==> flow/design.v <==
`timescale 1ns / 1ps
module dsp_macro_1(
input         CLK,
input  [17:0] A,
input  [17:0] B,
input  [47:0] C,
output [47:0] P
);
reg signed [17:0] a_r, b_r;
reg        [47:0] c_r;
reg signed [35:0] m_r;
reg        [47:0] p_r0, p_r1, p_r2;
always @(posedge CLK) begin
	a_r  <= A;
	b_r  <= B;
	c_r  <= C;
	m_r  <= a_r * b_r;
	p_r0 <= {{12{m_r[35]}}, m_r} + c_r;
	p_r1 <= p_r0;
	p_r2 <= p_r1;
end
assign P = p_r2;
endmodule
`timescale 1ns / 1ps
module mul(
input clk, 
input [7:0] w, 
input [7:0] x, 
output[15:0] y
);
wire [17:0] dsp_A, dsp_B;
wire [47:0] dsp_P;
assign dsp_A = w[7]? {10'b11_1111_1111, w} : {10'b00_0000_0000, w};
assign dsp_B = x[7]? {10'b11_1111_1111, x} : {10'b00_0000_0000, x};
assign y = dsp_P[15:0];
dsp_macro_1 u_dsp(.CLK(clk), .A(dsp_A), .B(dsp_B), .C(48'b0), .P(dsp_P));
endmodule
`timescale 1ns / 1ps
module adder_tree(
input clk, 
input rstn,
input vld_i,
input [15:0] mul_00, 
input [15:0] mul_01, 
input [15:0] mul_02, 
input [15:0] mul_03, 
input [15:0] mul_04, 
input [15:0] mul_05, 
input [15:0] mul_06, 
input [15:0] mul_07,
input [15:0] mul_08, 
input [15:0] mul_09, 
input [15:0] mul_10, 
input [15:0] mul_11, 
input [15:0] mul_12, 
input [15:0] mul_13, 
input [15:0] mul_14, 
input [15:0] mul_15, 
input [15:0] mul_16,
input [15:0] mul_17,
input [15:0] mul_18, 
input [15:0] mul_19, 
input [15:0] mul_20, 
input [15:0] mul_21, 
input [15:0] mul_22, 
input [15:0] mul_23, 
input [15:0] mul_24, 
input [15:0] mul_25,
input [15:0] mul_26,
output[20:0] acc_o,
output       vld_o 
);
reg [16:0] y1_0;
reg [16:0] y1_1;
reg [16:0] y1_2;
reg [16:0] y1_3;
reg [16:0] y1_4;
reg [16:0] y1_5;
reg [16:0] y1_6;
reg [16:0] y1_7;
reg [16:0] y1_8;
reg [16:0] y1_9;
reg [16:0] y1_10;
reg [16:0] y1_11;
reg [16:0] y1_12;
reg [16:0] y1_13;
reg [17:0] y2_0;
reg [17:0] y2_1;
reg [17:0] y2_2;
reg [17:0] y2_3;
reg [17:0] y2_4;
reg [17:0] y2_5;
reg [17:0] y2_6;
reg [18:0] y3_0;
reg [18:0] y3_1;
reg [18:0] y3_2;
reg [18:0] y3_3;
reg [19:0] y4_0;
reg [19:0] y4_1;
reg [20:0] y5;
reg vld_i_d1, vld_i_d2, vld_i_d3, vld_i_d4, vld_i_d5;
always@(posedge clk, negedge rstn) begin
	if(!rstn) begin
		y1_0 <= 17'd0;
		y1_1 <= 17'd0;
		y1_2 <= 17'd0;
		y1_3 <= 17'd0;
		y1_4 <= 17'd0;
		y1_5 <= 17'd0;
		y1_6 <= 17'd0;
		y1_7 <= 17'd0;
		y1_8 <= 17'd0;
		y1_9 <= 17'd0;
		y1_10 <= 17'd0;
		y1_11 <= 17'd0;
		y1_12 <= 17'd0;
		y1_13 <= 17'd0;
	end
	else begin 
		y1_0 <= $signed(mul_00) + $signed(mul_01);
		y1_1 <= $signed(mul_02) + $signed(mul_03);
		y1_2 <= $signed(mul_04) + $signed(mul_05);
		y1_3 <= $signed(mul_06) + $signed(mul_07);
		y1_4 <= $signed(mul_08) + $signed(mul_09);
		y1_5 <= $signed(mul_10) + $signed(mul_11);
		y1_6 <= $signed(mul_12) + $signed(mul_13);
		y1_7 <= $signed(mul_14) + $signed(mul_15);
		y1_8 <= $signed(mul_16) + $signed(mul_17);
		y1_9 <= $signed(mul_18) + $signed(mul_19);
		y1_10 <= $signed(mul_20) + $signed(mul_21);
		y1_11 <= $signed(mul_22) + $signed(mul_23);
		y1_12 <= $signed(mul_24) + $signed(mul_25);
		y1_13 <= $signed(mul_26);
	end
end
always@(posedge clk, negedge rstn) begin
	if(!rstn) begin
		y2_0 <= 18'd0;
		y2_1 <= 18'd0;
		y2_2 <= 18'd0;
		y2_3 <= 18'd0;
		y2_4 <= 18'd0;
		y2_5 <= 18'd0;
		y2_6 <= 18'd0;		
	end
	else begin 
		y2_0 <= $signed(y1_0) + $signed(y1_1);
		y2_1 <= $signed(y1_2) + $signed(y1_3);
		y2_2 <= $signed(y1_4) + $signed(y1_5);
		y2_3 <= $signed(y1_6) + $signed(y1_7);
		y2_4 <= $signed(y1_8) + $signed(y1_9);
		y2_5 <= $signed(y1_10) + $signed(y1_11);
		y2_6 <= $signed(y1_12) + $signed(y1_13);
	end
end
always@(posedge clk, negedge rstn) begin
	if(!rstn) begin
		y3_0 <= 19'd0;
		y3_1 <= 19'd0;
		y3_2 <= 19'd0;
		y3_3 <= 19'd0;
	end
	else begin 
		y3_0 <= $signed(y2_0) + $signed(y2_1);
		y3_1 <= $signed(y2_2) + $signed(y2_3);
		y3_2 <= $signed(y2_4) + $signed(y2_5);
		y3_3 <= $signed(y2_6);
	end
end
always@(posedge clk, negedge rstn) begin
	if(!rstn) begin
		y4_0 <= 20'd0;
		y4_1 <= 20'd0;
	end
	else begin
		y4_0 <= $signed(y3_0) + $signed(y3_1);
		y4_1 <= $signed(y3_2) + $signed(y3_3);
    end
end
always@(posedge clk, negedge rstn) begin
	if(!rstn)
		y5 <= 21'd0;
	else
		y5 <= $signed(y4_0) + $signed(y4_1);
end
always@(posedge clk, negedge rstn) begin
	if(!rstn) begin
		vld_i_d1 <= 0;
		vld_i_d2 <= 0;
		vld_i_d3 <= 0;
		vld_i_d4 <= 0;
		vld_i_d5 <= 0;
	end
	else begin 
		vld_i_d1 <= vld_i   ;
		vld_i_d2 <= vld_i_d1;
		vld_i_d3 <= vld_i_d2;
		vld_i_d4 <= vld_i_d3;
		vld_i_d5 <= vld_i_d4;		
	end
end
assign vld_o = vld_i_d5;
assign acc_o = $signed(y5);
endmodule
`timescale 1ns / 1ps
module mac(
input clk, 
input rstn, 
input vld_i, 
input [215:0] win, 
input [215:0] din,
output[ 20:0] acc_o, 
output        vld_o
);
wire[15:0] y00;
wire[15:0] y01;
wire[15:0] y02;
wire[15:0] y03;
wire[15:0] y04;
wire[15:0] y05;
wire[15:0] y06;
wire[15:0] y07;
wire[15:0] y08;
wire[15:0] y09;
wire[15:0] y10;
wire[15:0] y11;
wire[15:0] y12;
wire[15:0] y13;
wire[15:0] y14;
wire[15:0] y15;
wire[15:0] y16;
wire[15:0] y17;
wire[15:0] y18;
wire[15:0] y19;
wire[15:0] y20;
wire[15:0] y21;
wire[15:0] y22;
wire[15:0] y23;
wire[15:0] y24;
wire[15:0] y25;
wire[15:0] y26;
reg vld_i_d0, vld_i_d1, vld_i_d2, vld_i_d3, vld_i_d4;
mul u_mul_00(.clk(clk), .w(win[  7:  0]),.x(din[  7:  0]),.y(y00));
mul u_mul_01(.clk(clk), .w(win[ 15:  8]),.x(din[ 15:  8]),.y(y01));
mul u_mul_02(.clk(clk), .w(win[ 23: 16]),.x(din[ 23: 16]),.y(y02));
mul u_mul_03(.clk(clk), .w(win[ 31: 24]),.x(din[ 31: 24]),.y(y03));
mul u_mul_04(.clk(clk), .w(win[ 39: 32]),.x(din[ 39: 32]),.y(y04));
mul u_mul_05(.clk(clk), .w(win[ 47: 40]),.x(din[ 47: 40]),.y(y05));
mul u_mul_06(.clk(clk), .w(win[ 55: 48]),.x(din[ 55: 48]),.y(y06));
mul u_mul_07(.clk(clk), .w(win[ 63: 56]),.x(din[ 63: 56]),.y(y07));
mul u_mul_08(.clk(clk), .w(win[ 71: 64]),.x(din[ 71: 64]),.y(y08));
mul u_mul_09(.clk(clk), .w(win[ 79: 72]),.x(din[ 79: 72]),.y(y09));
mul u_mul_10(.clk(clk), .w(win[ 87: 80]),.x(din[ 87: 80]),.y(y10));
mul u_mul_11(.clk(clk), .w(win[ 95: 88]),.x(din[ 95: 88]),.y(y11));
mul u_mul_12(.clk(clk), .w(win[103: 96]),.x(din[103: 96]),.y(y12));
mul u_mul_13(.clk(clk), .w(win[111:104]),.x(din[111:104]),.y(y13));
mul u_mul_14(.clk(clk), .w(win[119:112]),.x(din[119:112]),.y(y14));
mul u_mul_15(.clk(clk), .w(win[127:120]),.x(din[127:120]),.y(y15));
mul u_mul_16(.clk(clk), .w(win[135:128]),.x(din[135:128]),.y(y16));
mul u_mul_17(.clk(clk), .w(win[143:136]),.x(din[143:136]),.y(y17));
mul u_mul_18(.clk(clk), .w(win[151:144]),.x(din[151:144]),.y(y18));
mul u_mul_19(.clk(clk), .w(win[159:152]),.x(din[159:152]),.y(y19));
mul u_mul_20(.clk(clk), .w(win[167:160]),.x(din[167:160]),.y(y20));
mul u_mul_21(.clk(clk), .w(win[175:168]),.x(din[175:168]),.y(y21));
mul u_mul_22(.clk(clk), .w(win[183:176]),.x(din[183:176]),.y(y22));
mul u_mul_23(.clk(clk), .w(win[191:184]),.x(din[191:184]),.y(y23));
mul u_mul_24(.clk(clk), .w(win[199:192]),.x(din[199:192]),.y(y24));
mul u_mul_25(.clk(clk), .w(win[207:200]),.x(din[207:200]),.y(y25));
mul u_mul_26(.clk(clk), .w(win[215:208]),.x(din[215:208]),.y(y26));
always@(posedge clk, negedge rstn) begin
	if(!rstn) begin
	    vld_i_d0 <= 0;
		vld_i_d1 <= 0;
		vld_i_d2 <= 0;
		vld_i_d3 <= 0;
		vld_i_d4 <= 0;
	end
	else begin 
		vld_i_d0 <= vld_i   ;
		vld_i_d1 <= vld_i_d0;
		vld_i_d2 <= vld_i_d1;
		vld_i_d3 <= vld_i_d2;
		vld_i_d4 <= vld_i_d3;		
	end
end
adder_tree u_adder_tree(
. clk(clk), 
. rstn(rstn),
. vld_i(vld_i_d4),
. mul_00(y00), 
. mul_01(y01), 
. mul_02(y02), 
. mul_03(y03), 
. mul_04(y04), 
. mul_05(y05), 
. mul_06(y06), 
. mul_07(y07),
. mul_08(y08),
. mul_09(y09), 
. mul_10(y10), 
. mul_11(y11), 
. mul_12(y12), 
. mul_13(y13), 
. mul_14(y14), 
. mul_15(y15), 
. mul_16(y16),
. mul_17(y17), 
. mul_18(y18), 
. mul_19(y19), 
. mul_20(y20), 
. mul_21(y21), 
. mul_22(y22), 
. mul_23(y23), 
. mul_24(y24), 
. mul_25(y25),
. mul_26(y26),  
. acc_o(acc_o),
. vld_o(vld_o) 
);
endmodule
# Tool chain data of mac
# Module mac before and after one edit of its RTL, step after step.
# Lines under "before" count in the file above, lines under "after" in the edited file.
# "change" is "after" less "before", of the values as shown; "change_rel_pct" is that difference over "before", in percent.
# Operators carry their Yosys type and port widths (W data, S select, Z words).
# Library cell names are shortened.
# Not given: --
[inputs]
top = "mac"
clock_port = "clk"
cell_library = "sky130hd"
lib_corner = "tt_025C_1v80"

# Diff
# Unified diff, file above to edited file.
# A script made this edit. It changes what the design does and was not meant as an optimisation.
# begin of diff
@@ -18,6 +18,6 @@
 	p_r0 <= {{12{m_r[35]}}, m_r} + c_r;
 	p_r1 <= p_r0;
-	p_r2 <= p_r1;
-end
+end
+always @(*) p_r2 = p_r1;
 assign P = p_r2;
 endmodule
# end of diff

# Elaborated design
# Counts by Yosys on the flattened word-level netlist (proc, flatten, opt, wreduce; memories kept). Register bits leave out memories and registers merged into their read ports (data or address); mux counts leave out enables and synchronous resets folded into registers. Print and check cells are left out. Cells with the same type and inputs are merged into one.
[bits]
columns = ["element", "before", "after", "change", "change_rel_pct"]
rows = [
  ["word_cells", 307, 280, -27, -8.79],
  ["clocked_rd_ports_x_width", 0, 0, 0, "--"],
  ["mem_count", 0, 0, 0, "--"],
  ["inputBits", 435, 435, 0, 0.00],
  ["latch_bits", 0, 0, 0, "--"],
  ["register_bits", 3209, 2777, -432, -13.46],
  ["mem_bits_rw", 0, 0, 0, "--"],
  ["romBits", 0, 0, 0, "--"],
  ["out_inout_bits", 22, 22, 0, 0.00],
]
[op_classes]
columns = ["element", "before", "after", "change", "change_rel_pct"]
rows = [
  ["cmp", 0, 0, 0, "--"],
  ["multipliers", 27, 27, 0, 0.00],
  ["n_mux", 54, 54, 0, 0.00],
  ["n_div", 0, 0, 0, "--"],
  ["addsub", 26, 26, 0, 0.00],
  ["bitwise", 0, 0, 0, "--"],
  ["n_eq", 0, 0, 0, "--"],
  ["n_shift", 0, 0, 0, "--"],
  ["n_reduce_logical", 0, 0, 0, "--"],
]
# Operator kinds equal on both sides are left out: 9.

# Logic depth
# Yosys ltp: most cells in a row. Word level: on the elaborated netlist, between registers, memories and ports. Mapped: between sequential cells and ports; inverters and the memories' decode and read muxes count.
[logic_depth]
columns = ["element", "before", "after", "change", "change_rel_pct"]
rows = [
  ["word_depth", 1, 1, 0, 0.00],
  ["ABC_AREA", "0", "0", "--", "--"],
  ["mapped_depth", 22, 22, 0, 0.00],
  ["depth_no_buf", 21, 21, 0, 0.00],
]

# Netlist
# Yosys stat after the flow's synthesis: flattened, memories mapped to cells. It holds for the ABC_AREA given above (unset counts as 0); a run with the other value may have another netlist.
[synth_totals]
columns = ["element", "before", "after", "change", "change_rel_pct"]
rows = [
  ["seqArea_mm2", 0.0559787, 0.0473304, -0.0086483, -15.45],
  ["yosys_area_mm2", 0.1664559, 0.1579565, -0.0084994, -5.11],
  ["cell_count", 15600, 15201, -399, -2.56],
  ["ffs", 2669, 2237, -432, -16.19],
]
[by_type]
columns = ["type", "before", "after", "change", "change_rel_pct"]
rows = [
  ["dfxtp_1", 2160, 1728, -432, -20.00],
  ["nor3_1", 184, 198, 14, 7.61],
  ["o21ai_0", 130, 143, 13, 10.00],
  ["nor2_1", 443, 451, 8, 1.81],
  ["o21bai_1", 52, 45, -7, -13.46],
  ["xnor2_1", 946, 940, -6, -0.63],
  ["o21a_1", 97, 103, 6, 6.19],
  ["inv_1", 3383, 3378, -5, -0.15],
  ["a211oi_1", 40, 45, 5, 12.50],
  ["xor2_1", 174, 178, 4, 2.30],
  ["a21o_1", 104, 100, -4, -3.85],
  ["and3_1", 68, 72, 4, 5.88],
  ["or3_1", 58, 62, 4, 6.90],
  ["a31oi_1", 32, 36, 4, 12.50],
  ["a41oi_1", 13, 9, -4, -30.77],
  ["a41o_1", 8, 4, -4, -50.00],
  ["nand2_1", 869, 866, -3, -0.35],
  ["nand3_1", 171, 174, 3, 1.75],
]
# Cell types equal on both sides are left out: 25.
# Not every row of either side is listed.
# By module: a second synthesis without flattening, with its own total; a netlist apart from the flattened one above.
[hier_totals]
columns = ["element", "before", "after", "change", "change_rel_pct"]
rows = [
  ["hier_cells", 54431, 53135, -1296, -2.38],
  ["hier_area_mm2", 0.5617212, 0.5357764, -0.0259448, -4.62],
]
# Rows give one instance, submodules left out.
[by_module_before]
columns = ["mod", "n_inst", "cells", "area_mm2"]
rows = [
  ["dsp_macro_1", 27, 1903, 0.0196363],
  ["adder_tree", 1, 3018, 0.0313138],
  ["mac", 1, 5, 0.0001251],
  ["mul", 27, 1, 0.0000038],
]
[by_module_after]
columns = ["mod", "n_inst", "cells", "area_mm2"]
rows = [
  ["dsp_macro_1", 27, 1855, 0.0186754],
  ["adder_tree", 1, 3018, 0.0313138],
  ["mac", 1, 5, 0.0001251],
  ["mul", 27, 1, 0.0000038],
]

# Worst setup path after synthesis
# OpenSTA on the mapped netlist: ideal clock, no wires. The path of least setup slack (recovery checks aside). Input and output delay are each 20% of the period. Register names are those of the netlist, which keeps one name where synthesis merged equal registers.
[synth_timing]
columns = ["element", "before", "after", "change", "change_rel_pct"]
rows = [
  ["path_type", "register -> register", "register -> register", "--", "--"],
  ["from", "reg (no name shown)", "reg u_mul_15.u_dsp.b_r[1]", "--", "--"],
  ["to", "reg u_mul_03.u_dsp.m_r[15]", "reg u_mul_15.u_dsp.m_r[15]", "--", "--"],
  ["required_ns", 5.864, 5.928, 0.064, 1.09],
  ["launch_ns", 0.000, 0.000, 0.000, "--"],
  ["setup_slack_ns", 0.923, 0.917, -0.006, "--"],
  ["n_path_buf", 0, 0, 0, "--"],
  ["driving_pins", 19, 21, 2, 10.53],
  ["arrival_ns", 4.941, 5.011, 0.070, 1.42],
  ["clock_period_ns", 6.0, 6.0, 0.0, 0.00],
  ["setup_ns", 0.136, 0.072, -0.064, "--"],
  ["path_delay_ns", 5.077, 5.083, 0.006, 0.12],
  ["period_less_setup_slack_ns", 5.077, 5.083, 0.006, 0.12],
]
# "path_delay_ns" = arrival - input delay + setup time.
# "driving_pins" counts driving pins, that of a launching flip-flop among them; a cell with two outputs on the path counts twice.
# "period_less_setup_slack_ns" = period - worst setup slack (recovery checks aside). The figure is calculated, with input and output delays left at 20% of the set period.
# The rows between start and end are the longest chain of elaborated cells between them; the timing report does not say that the signal goes this way. Where chains are equally long, one stands for them.
# A line is the first line of the expression or statement that the cell stems from. Yosys adds cells for indexed reads and writes and turns some case tables into memories.
[synth_via_before]
path_cell_list = "dfxtp_1 -> nand2_1 -> fa_1 -> inv_1 -> fa_1 -> fa_1 -> inv_1 -> fa_1 -> inv_1 -> fa_1 -> inv_1 -> fa_1 -> inv_1 -> ha_1 -> and2_1 -> o21ai_0 -> o21ai_0 -> o41ai_1 -> xor2_1"
[synth_lines_before]
columns = ["element", "line_no", "rtl"]
rows = [
  ["end: assignment", 17, "m_r <= a_r * b_r;"],
  ["end: declaration", 11, "reg signed [35:0] m_r;"],
]
# before: Chain of elaborated cells between the ends: none given.
[synth_via_after]
path_cell_list = "dfxtp_1 -> nand2_1 -> inv_1 -> fa_1 -> inv_1 -> fa_1 -> inv_1 -> fa_1 -> inv_1 -> fa_1 -> inv_1 -> fa_1 -> inv_1 -> fa_1 -> inv_1 -> ha_1 -> and2_1 -> o21ai_0 -> o21ai_0 -> o41ai_1 -> xnor2_1"
elab_chain_len = 1
[synth_lines_after]
columns = ["element", "line_no", "rtl"]
rows = [
  ["start: declaration", 9, "reg signed [17:0] a_r, b_r;"],
  ["start: assignment", 15, "b_r <= B;"],
  ["$mul A18 B18 Y16", 17, "m_r <= a_r * b_r;"],
  ["end: assignment", 17, ""],
  ["end: declaration", 11, "reg signed [35:0] m_r;"],
]

# Path in the finished layout
# From the final timing report of each run of pair A: the path of least setup slack in the routed layout; clock arrival at registers is part of the times.
[layout_timing]
columns = ["element", "before", "after", "change", "change_rel_pct"]
rows = [
  ["path_type", "register -> register", "register -> register", "--", "--"],
  ["from", "reg (no name shown)", "reg u_mul_03.u_dsp.b_r[1]", "--", "--"],
  ["to", "reg u_mul_11.u_dsp.m_r[14]", "reg u_mul_03.u_dsp.m_r[15]", "--", "--"],
  ["setup_ns", 0.07, 0.07, 0.00, "--"],
  ["setup_slack_ns", 0.26, 0.21, -0.05, "--"],
  ["n_path_buf", 0, 0, 0, "--"],
  ["driving_pins", 21, 19, -2, -9.52],
  ["required_ns", 6.36, 6.33, -0.03, -0.47],
  ["launch_ns", 0.92, 0.91, -0.01, -1.09],
  ["clock_period_ns", 5.52, 5.52, 0.00, 0.00],
  ["arrival_ns", 6.10, 6.13, 0.03, 0.49],
]
# The rows between start and end are the longest chain of elaborated cells between them; the timing report does not say that the signal goes this way. Where chains are equally long, one stands for them.
[layout_via_before]
path_cell_list = "dfxtp_1 -> nand2_1 -> inv_1 -> fa_1 -> inv_1 -> fa_1 -> inv_1 -> fa_1 -> inv_1 -> fa_1 -> inv_1 -> fa_1 -> inv_1 -> fa_1 -> inv_1 -> ha_1 -> nand3_1 -> nand2_1 -> a41o_1 -> o41ai_1 -> xnor2_1"
[layout_lines_before]
columns = ["element", "line_no", "rtl"]
rows = [
  ["end: assignment", 17, "m_r <= a_r * b_r;"],
  ["end: declaration", 11, "reg signed [35:0] m_r;"],
]
# before: Chain of elaborated cells between the ends: none given.
[layout_via_after]
path_cell_list = "dfxtp_2 -> nand2_2 -> fa_1 -> inv_1 -> fa_1 -> fa_1 -> inv_1 -> fa_1 -> inv_1 -> fa_1 -> inv_1 -> fa_1 -> inv_1 -> ha_1 -> and2_1 -> o21ai_0 -> o21ai_0 -> o41ai_2 -> xor2_1"
elab_chain_len = 1
[layout_lines_after]
columns = ["element", "line_no", "rtl"]
rows = [
  ["start: declaration", 9, "reg signed [17:0] a_r, b_r;"],
  ["start: assignment", 15, "b_r <= B;"],
  ["$mul A18 B18 Y16", 17, "m_r <= a_r * b_r;"],
  ["end: assignment", 17, ""],
  ["end: declaration", 11, "reg signed [35:0] m_r;"],
]

# Layout results
# Both versions went through the flow (Yosys, OpenROAD) with the same settings in each pair. Constraints: input delay and output delay 20% of the set period each, output load 0.01 pF.
[settings_pair_A]
CORE_UTILIZATION = 40
period_ns = 5.52
CAP_MARGIN = 20
CORE_MARGIN = 2
SLEW_MARGIN = 20
[measured_pair_A]
columns = ["element", "before", "after", "change", "change_rel_pct"]
rows = [
  ["power_mw", 125.089, 117.015, -8.074, -6.45],
  ["yosys_chip_area_mm2", 0.1664559, 0.1579565, -0.0084994, -5.11],
  ["tns_setup_ns", 0.000, 0.000, 0.000, "--"],
  ["worst_setup_slack_ns", 0.256, 0.206, -0.050, "--"],
  ["post_route_util_frac", 0.456, 0.453, -0.003, "--"],
  ["die_mm2", 0.421318, 0.399936, -0.021382, -5.08],
]
[settings_pair_B]
CAP_MARGIN = 30
CELL_PAD_IN_SITES_GLOBAL_PLACEMENT = 1
CORE_UTILIZATION = 52
CTS_CLUSTER_DIAMETER = 135
MAX_ROUTING_LAYER = "met4"
PLACE_DENSITY = 0.48
SETUP_SLACK_MARGIN = 0.78
SLEW_MARGIN = 35
period_ns = 4.52
CORE_MARGIN = 2
[measured_pair_B]
columns = ["element", "before", "after", "change", "change_rel_pct"]
rows = [
  ["worst_hold_slack_ns", 0.276, 0.270, -0.006, "--"],
  ["yosys_chip_area_mm2", 0.1664559, 0.1579565, -0.0084994, -5.11],
  ["tns_setup_ns", -26.755, -31.756, -5.001, "--"],
  ["worst_setup_slack_ns", -0.420, -0.439, -0.019, "--"],
  ["post_route_util_frac", 0.643, 0.642, -0.001, "--"],
  ["die_mm2", 0.324649, 0.308186, -0.016463, -5.07],
]
# By "power_mw" is meant OpenSTA's value without simulated activity: inputs other than the clock are taken to toggle once in ten clock periods, and the tool carries that through the logic.
